==> flow/design.v <==
`timescale 1ns / 1ps
module conv (
input [4:0] stride,
input  conv_enable, 
output reg [18:0] address1 , address2, write_address,
output reg end_reach, full_conv_end, dot_sum_end,
input clk,
input reset,
input [9:0] w1 ,h1,w2,h2,
output reg [9:0] width, height
  );
reg [9:0] H1_index_outer , V1_index_outer ;
reg [5:0]	v1_index_inner , h1_index_inner ;
reg dot_sum_start ;
always @ (posedge clk) begin	 
		if (reset) begin
			H1_index_outer = 0;
			V1_index_outer = 0;
			v1_index_inner = 0;
			h1_index_inner = 0;
			address1 = 0;
			address2 = 0;
			write_address = 0;
			end_reach = 0;
			dot_sum_end = 0;
			dot_sum_start = 1;
			full_conv_end = 0;
			width = 0;
			height = 0;
		end
		else if (conv_enable) begin
				if (dot_sum_start) begin
						v1_index_inner = 0;
						h1_index_inner = 0;
						dot_sum_start = 0;
						dot_sum_end =0;
				end	
				if (!full_conv_end) begin
					address1 = address1 + 2'b01;
					h1_index_inner = h1_index_inner + 2'b01 ;
					if (h1_index_inner == w2) begin			 
						v1_index_inner = v1_index_inner + 1;
						h1_index_inner = 6'b0;								
						address1 = (v1_index_inner + V1_index_outer )* w1 + H1_index_outer;
					end	
					if (v1_index_inner == h2) begin			 
						H1_index_outer = H1_index_outer + stride;
						address1 = V1_index_outer * w1 + H1_index_outer ;
						dot_sum_start = 1;
						dot_sum_end =1;
						v1_index_inner = 6'b0;
					end
					if ((H1_index_outer + w2) > w1	) begin		 
						width = H1_index_outer;
						dot_sum_start = 1;
						V1_index_outer = V1_index_outer + stride;
						H1_index_outer = 10'b0000000000;
						address1 = V1_index_outer * w1;
					end
					if (address1 == h1*w1 ) 		full_conv_end = 1;		 
					if ((address1 + 1) == h1*w1 ) 		height = V1_index_outer + 1;
					address2 = v1_index_inner*w2 + h1_index_inner;
					if (dot_sum_start)	write_address	= write_address + 1;
				end
		end
    end
endmodule 
### From RTL to reports: conv

What the tools print for conv, step after step.
Lines are those of the file above, counted from 1.
Cell names lack the library's common part.
Not given: n/a

| set-up | value |
|---|---|
| top module | conv |
| clock port | clk |
| standard-cell library | sky130hd |
| library corner | tt_025C_1v80 |

### Word level

Counts by Yosys on the flattened word-level netlist (proc, flatten, opt, wreduce; memories kept). Register bits leave out memories and registers merged into their read ports (data or address). Print and check cells are left out.

| operators by class | value |
|---|---|
| bitwise logic cells | 1 |
| add/subtract/negate cells | 13 |
| eq/ne operators | 4 |
| multiply operators | 6 |
| mux-type cells | 46 |
| magnitude comparators | 1 |
| reduce/logical cells | 4 |

Operators with widths:

| cell | number |
|---|---|
| multiplier 10 x 10 -> 19 bit | 3 |
| multiplier 10 x 10 -> 20 bit | 1 |
| multiplier 11 x 10 -> 19 bit | 1 |
| 2-to-1 mux 6 bit | 20 |
| 2-to-1 mux 19 bit | 6 |
| multiplier 6 x 10 -> 16 bit | 1 |
| 2-to-1 mux 10 bit | 9 |
| adder 19 x 1 -> 19 bit (second input constant) | 2 |
| adder 19 x 10 -> 19 bit | 2 |
| adder 10 x 5 -> 10 bit | 2 |
| adder 19 x 1 -> 20 bit (second input constant) | 1 |
| equality test 20 bit | 1 |
| equality test 6 x 10 -> 1 bit | 2 |
| equality test 19 bit | 1 |
| adder 16 x 6 -> 17 bit | 1 |
| adder 6 x 1 -> 6 bit (second input constant) | 2 |
| adder 6 x 10 -> 11 bit | 1 |
| 2-to-1 mux 1 bit | 11 |
| adder 10 x 1 -> 10 bit (second input constant) | 1 |
| adder 10 bit | 1 |
| > comparator 10 bit | 1 |
| AND reduction 3 bit | 3 |
| AND reduction 2 bit | 1 |
| inverter 1 bit | 1 |

| bit counts | value |
|---|---|
| word-level cells | 87 |
| register bits | 112 |
| output and inout bits | 80 |
| bits of input ports | 48 |

### Depth

Yosys ltp: most cells in a row. Word level: on the elaborated netlist, between registers, memories and ports. Mapped: between sequential cells and ports; inverters and the memories' decode and read muxes count.

| depth | value |
|---|---|
| depth after elaboration | 23 |
| ABC_AREA | 1 |
| mapped depth | 59 |
| mapped depth without buffers | 55 |

### Mapped cells and area

The flow's flattened synthesis, as Yosys stat reports it; memories are mapped. The netlist is that of the ABC_AREA named above (0 if unset); the other value can give another one.
The area totals of this step are shown rounded.

| mapped netlist | value |
|---|---|
| flip-flops | 110 |
| standard cells after synthesis | 3526 |
| sequential part of the area | 2200 um2 |
| mapped area | 24700 um2 |
| buffers | 117 |

Cell types:

| cell type | number | total area (um2) |
|---|---|---|
| fa_1 | 313 | 6266.01 |
| ha_1 | 296 | 3.7E+03 |
| nand2_1 | 833 | 3.13E+03 |
| inv_1 | 827 | 3.1E+03 |
| dfxtp_1 | 110 | 2.2E+03 |
| a21oi_1 | 189 | 945.907 |
| nor2_1 | 240 | 900.864 |
| xor2_1 | 99 | 867.082 |
| o21ai_0 | 133 | 665.638 |
| nand3_1 | 112 | 560.538 |
| xnor2_1 | 38 | 332.819 |
| clkbuf_1 | 81 | 304.042 |
| nand4_1 | 33 | 206.448 |
| nor3_1 | 27 | 135.13 |
| nand2_2 | 20 | 125.12 |
| nor2_4 | 8 | 90.086 |
| a21o_1 | 11 | 82.579 |
| or2_2 | 13 | 81.328 |

Not listed: further types 35, cells in them 143.

### Timing after synthesis

OpenSTA on the mapped netlist: ideal clock, no wires. The path of least setup slack (recovery checks aside). Input and output delay are each 20% of the period. Register names are those of the netlist, which keeps one name where synthesis merged equal registers.

| timing path after synthesis | value |
|---|---|
| path kind | input -> register |
| start | input stride[0] |
| end | register height[2] |
| library setup time | 0.113 ns |
| external input delay | 2.200 ns |
| time at the first pin | 2.200 ns |
| setup slack | 1.734 ns |
| path delay | 7.066 ns |
| driving pins on the path | 41 |
| arrival | 9.153 ns |
| period | 11.0 ns |
| buffers on the path | 1 |
| required time | 10.887 ns |
| synthesis period reached | 9.266 ns |

"path delay" is the arrival time less input delay plus setup time.
"driving pins on the path": output pins that drive a net of the path, with the launching flip-flop's if there is one; two outputs of one cell count as two.
"synthesis period reached" is the clock period less the worst setup slack; recovery checks do not enter. This is arithmetic on one report: input and output delays are still those of the set period (20% each).
Between the ends stands the longest chain of elaborated cells between them, by number of cells; it is not shown to be the way that was timed. Of several equally long chains one is given.
A line is the first line of the expression or statement that the cell stems from. Yosys adds cells for indexed reads and writes and turns some case tables into memories.

| on the way, after synthesis | value |
|---|---|
| cell sequence | ha_1 -> fa_1 -> nand2_1 -> inv_1 -> o21ai_0 -> nand2_1 -> inv_1 -> nor2_1 -> o21ai_0 -> xor2_1 -> nand2_1 -> fa_1 -> fa_1 -> fa_1 -> fa_1 -> inv_1 -> fa_1 -> ha_1 -> [... 5 more ...] -> a21oi_1 -> a21boi_0 -> o21ai_0 -> nand2_1 -> nand2_1 -> a21oi_1 -> xor2_1 -> nand2_1 -> nand2_1 -> xnor2_1 -> nand3b_1 -> nand2_1 -> nand2_1 -> nor2_4 -> nand3_4 -> buf_6 -> nor2_1 -> nor2_1 |
| cells in the longest elaborated chain | 14 |
| elaborated cells on any way between the ends | 23 |
| source lines of those cells | 10 |
| classes of those cells | 6 x add/sub; 1 x mul; 1 x compare; 1 x eq/ne; 13 x mux; 1 x reduce/logical |

Ends and longest elaborated chain, after synthesis:

| what | RTL line | RTL |
|---|---|---|
| from (decl) | 3 | `input [4:0] stride,` |
| adder 10 x 5 -> 10 bit | 47 | `H1_index_outer = H1_index_outer + stride;` |
| 2-to-1 mux 10 bit | 46 | `if (v1_index_inner == h2) begin` |
| 2-to-1 mux 10 bit | 38 | `if (!full_conv_end) begin` |
| 2-to-1 mux 10 bit | 31 | `else if (conv_enable) begin` |
| 2-to-1 mux 10 bit | 16 | `if (reset) begin` |
| adder 10 bit | 53 | `if ((H1_index_outer + w2) > w1 ) begin` |
| > comparator 10 bit | 53 |  |
| 2-to-1 mux 19 bit | 53 |  |
| 2-to-1 mux 19 bit | 38 |  |
| 2-to-1 mux 19 bit | 31 |  |
| 2-to-1 mux 19 bit | 16 |  |
| adder 19 x 1 -> 20 bit | 61 | `if ((address1 + 1) == h1*w1 ) height = V1_index_outer + 1;` |
| equality test 20 bit | 61 |  |
| AND reduction 3 bit | n/a |  |
| to (assign) | 29 | `height = 0;` |
| to (assign) | 61 |  |
| to (decl) | 10 | `output reg [9:0] width, height` |

### Worst path after layout

From the final timing report of stored run 1: the path of least setup slack in the routed layout; clock arrival at registers is part of the times.

| timing path after layout | value |
|---|---|
| path kind | register -> register |
| start | register dot_sum_start |
| end | register height[2] |
| time at the first pin | 0.41 ns |
| library setup time | 0.06 ns |
| driving pins on the path | 53 |
| required time | 7.31 ns |
| arrival | 8.55 ns |
| setup slack | -1.23 ns |
| period | 6.95 ns |
| buffers on the path | 4 |

Between the ends stands the longest chain of elaborated cells between them, by number of cells; it is not shown to be the way that was timed. Of several equally long chains one is given.
At most two assigning lines are given for a register; there are more.

| on the way, after layout | value |
|---|---|
| cell sequence | dfxtp_4 -> buf_6 -> nor2_1 -> buf_4 -> or2_4 -> nand2_4 -> inv_4 -> ha_4 -> nand2_1 -> nor2_1 -> nor2_1 -> inv_1 -> nand2_2 -> nand2_4 -> a21oi_4 -> xor2_4 -> buf_6 -> nand2_2 -> [... 17 more ...] -> xor2_1 -> a21oi_1 -> nand2_1 -> nand2_2 -> nand2_4 -> nand2_4 -> nand2_2 -> nor2_2 -> nand3_2 -> a21oi_2 -> nand2_1 -> nor2_2 -> nand2_2 -> nor2_4 -> nand3_4 -> nand2_2 -> nand2_2 -> nor2_1 |
| cells in the longest elaborated chain | 23 |
| elaborated cells on any way between the ends | 37 |
| source lines of those cells | 11 |
| classes of those cells | 7 x add/sub; 1 x mul; 1 x compare; 3 x eq/ne; 24 x mux; 1 x reduce/logical |

Ends and longest elaborated chain, after layout:

| what | RTL line | RTL |
|---|---|---|
| from (decl) | 14 | `reg dot_sum_start ;` |
| from (assign) | 26 | `dot_sum_start = 1;` |
| from (assign) | 35 | `dot_sum_start = 0;` |
| 2-to-1 mux 6 bit | 32 | `if (dot_sum_start) begin` |
| 2-to-1 mux 6 bit | 31 | `else if (conv_enable) begin` |
| 2-to-1 mux 6 bit | 16 | `if (reset) begin` |
| adder 6 x 1 -> 6 bit | 40 | `h1_index_inner = h1_index_inner + 2'b01 ;` |
| equality test 6 x 10 -> 1 bit | 41 | `if (h1_index_inner == w2) begin` |
| 2-to-1 mux 6 bit | 41 |  |
| 2-to-1 mux 6 bit | 38 | `if (!full_conv_end) begin` |
| [... 9 more ...] | n/a |  |
| 2-to-1 mux 19 bit | 53 | `if ((H1_index_outer + w2) > w1 ) begin` |
| 2-to-1 mux 19 bit | 38 |  |
| 2-to-1 mux 19 bit | 31 |  |
| 2-to-1 mux 19 bit | 16 |  |
| adder 19 x 1 -> 20 bit | 61 | `if ((address1 + 1) == h1*w1 ) height = V1_index_outer + 1;` |
| equality test 20 bit | 61 |  |
| AND reduction 3 bit | n/a |  |
| to (assign) | 29 | `height = 0;` |
| to (assign) | 61 |  |
| to (decl) | 10 | `output reg [9:0] width, height` |

Add stored flow runs of conv

Module conv, platform sky130hd: 7 stored runs of the flow (Yosys, OpenROAD) with differing settings, in no particular order. Input and output delays are each 20% of the period that was set; the output load is 0.01 pF.
By "reached clock period" is meant the clock period of the run minus its worst setup slack. This is arithmetic on one report: input and output delays are still those of the set period (20% each).
"time on the worst setup path" = time allowed to the worst setup path (clock period - input delay - output delay, where it has them) - its slack; a late launch clock adds to it, a late capture clock takes from it.
"power" rests on the timing tool's default activity at the inputs, not on a simulated workload.
The results are shown rounded.
Settings: - = not set for that run.
Among the results, - means that no value is shown for the run.

| run | ABC_AREA | CAP_MARGIN | CELL_PAD_IN_SITES_GLOBAL_PLACEMENT | CORE_UTILIZATION | CTS_CLUSTER_DIAMETER | CTS_CLUSTER_SIZE | HOLD_SLACK_MARGIN | MIN_ROUTING_LAYER | PLACE_DENSITY_LB_ADDON | period_ns | CORE_MARGIN | SLEW_MARGIN | MAX_ROUTING_LAYER | CELL_PAD_IN_SITES_DETAIL_PLACEMENT | CORE_ASPECT_RATIO | GPL_ROUTABILITY_DRIVEN | GPL_TIMING_DRIVEN | PLACE_DENSITY | TNS_END_PERCENT | SETUP_SLACK_MARGIN | utilization after layout (%) | reached clock period (ns) | area of the die (um2) | setup slack of the critical path (ns) | chip area in the Yosys report (um2) | lowest hold slack (ns) | time on the worst setup path (ns) | kind of the worst setup path | power (W) |
|---|---|---|---|---|---|---|---|---|---|---|---|---|---|---|---|---|---|---|---|---|---|---|---|---|---|---|---|---|---|
| stored run 1 | 1 | 40 | 0 | 15 | 143 | 68 | 0.04 | met1 | 0.2 | 6.95 | 2 | 20 | - | - | - | - | - | - | - | - | 22.3 | 8.184 | 168000 | -1.23 | 24700 | 0.469 | 8.18 | register -> register | 0.00894 |
| stored run 2 | - | 35 | 3 | 71 | 185 | - | - | met2 | 0.04 | 6.68 | 3 | 20 | met4 | - | - | - | - | - | - | - | - | - | - | - | - | - | - | - | - |
| stored run 3 | - | 20 | 1 | 52 | 361 | 21 | -0.1 | - | - | 7.38 | 4 | 20 | - | 2 | 0.73 | 1 | 0 | 0.52 | 85 | - | - | - | - | - | - | - | - | - | - |
| stored run 4 | - | 40 | 1 | 36 | 192 | 59 | - | - | 0.16 | 16.8 | 2 | 20 | - | - | 0.73 | - | 0 | - | 50 | - | 40.7 | 15.066 | 69100 | 1.73 | 24100 | 0.455 | 11.71 | input -> register | 0.00226 |
| stored run 5 | - | 10 | - | 40 | - | 50 | - | - | - | 11.0 | 2 | 20 | - | - | - | 0 | - | - | - | 2.38 | 48.3 | 9.648 | 62300 | 1.35 | 24100 | 0.460 | 9.65 | register -> register | 0.00367 |
| stored run 6 | - | 0 | 2 | 32 | - | 91 | - | met1 | - | 16.5 | 5 | 0 | met4 | - | 1.19 | 0 | - | - | - | -0.85 | 35.9 | 13.516 | 81000 | 2.98 | 24100 | 0.455 | 10.22 | input -> register | 0.00218 |
| stored run 7 | - | 0 | 1 | 36 | 192 | 59 | - | - | - | 16.8 | 2 | 20 | - | - | 0.73 | - | - | 0.57 | - | - | 40.0 | 13.212 | 69100 | 3.59 | 24100 | 0.451 | 9.85 | input -> register | 0.00219 |

Stored run 2: no final report: placement broke off with FLW-0024
Stored run 3: no final report: placement broke off with DPL-0033
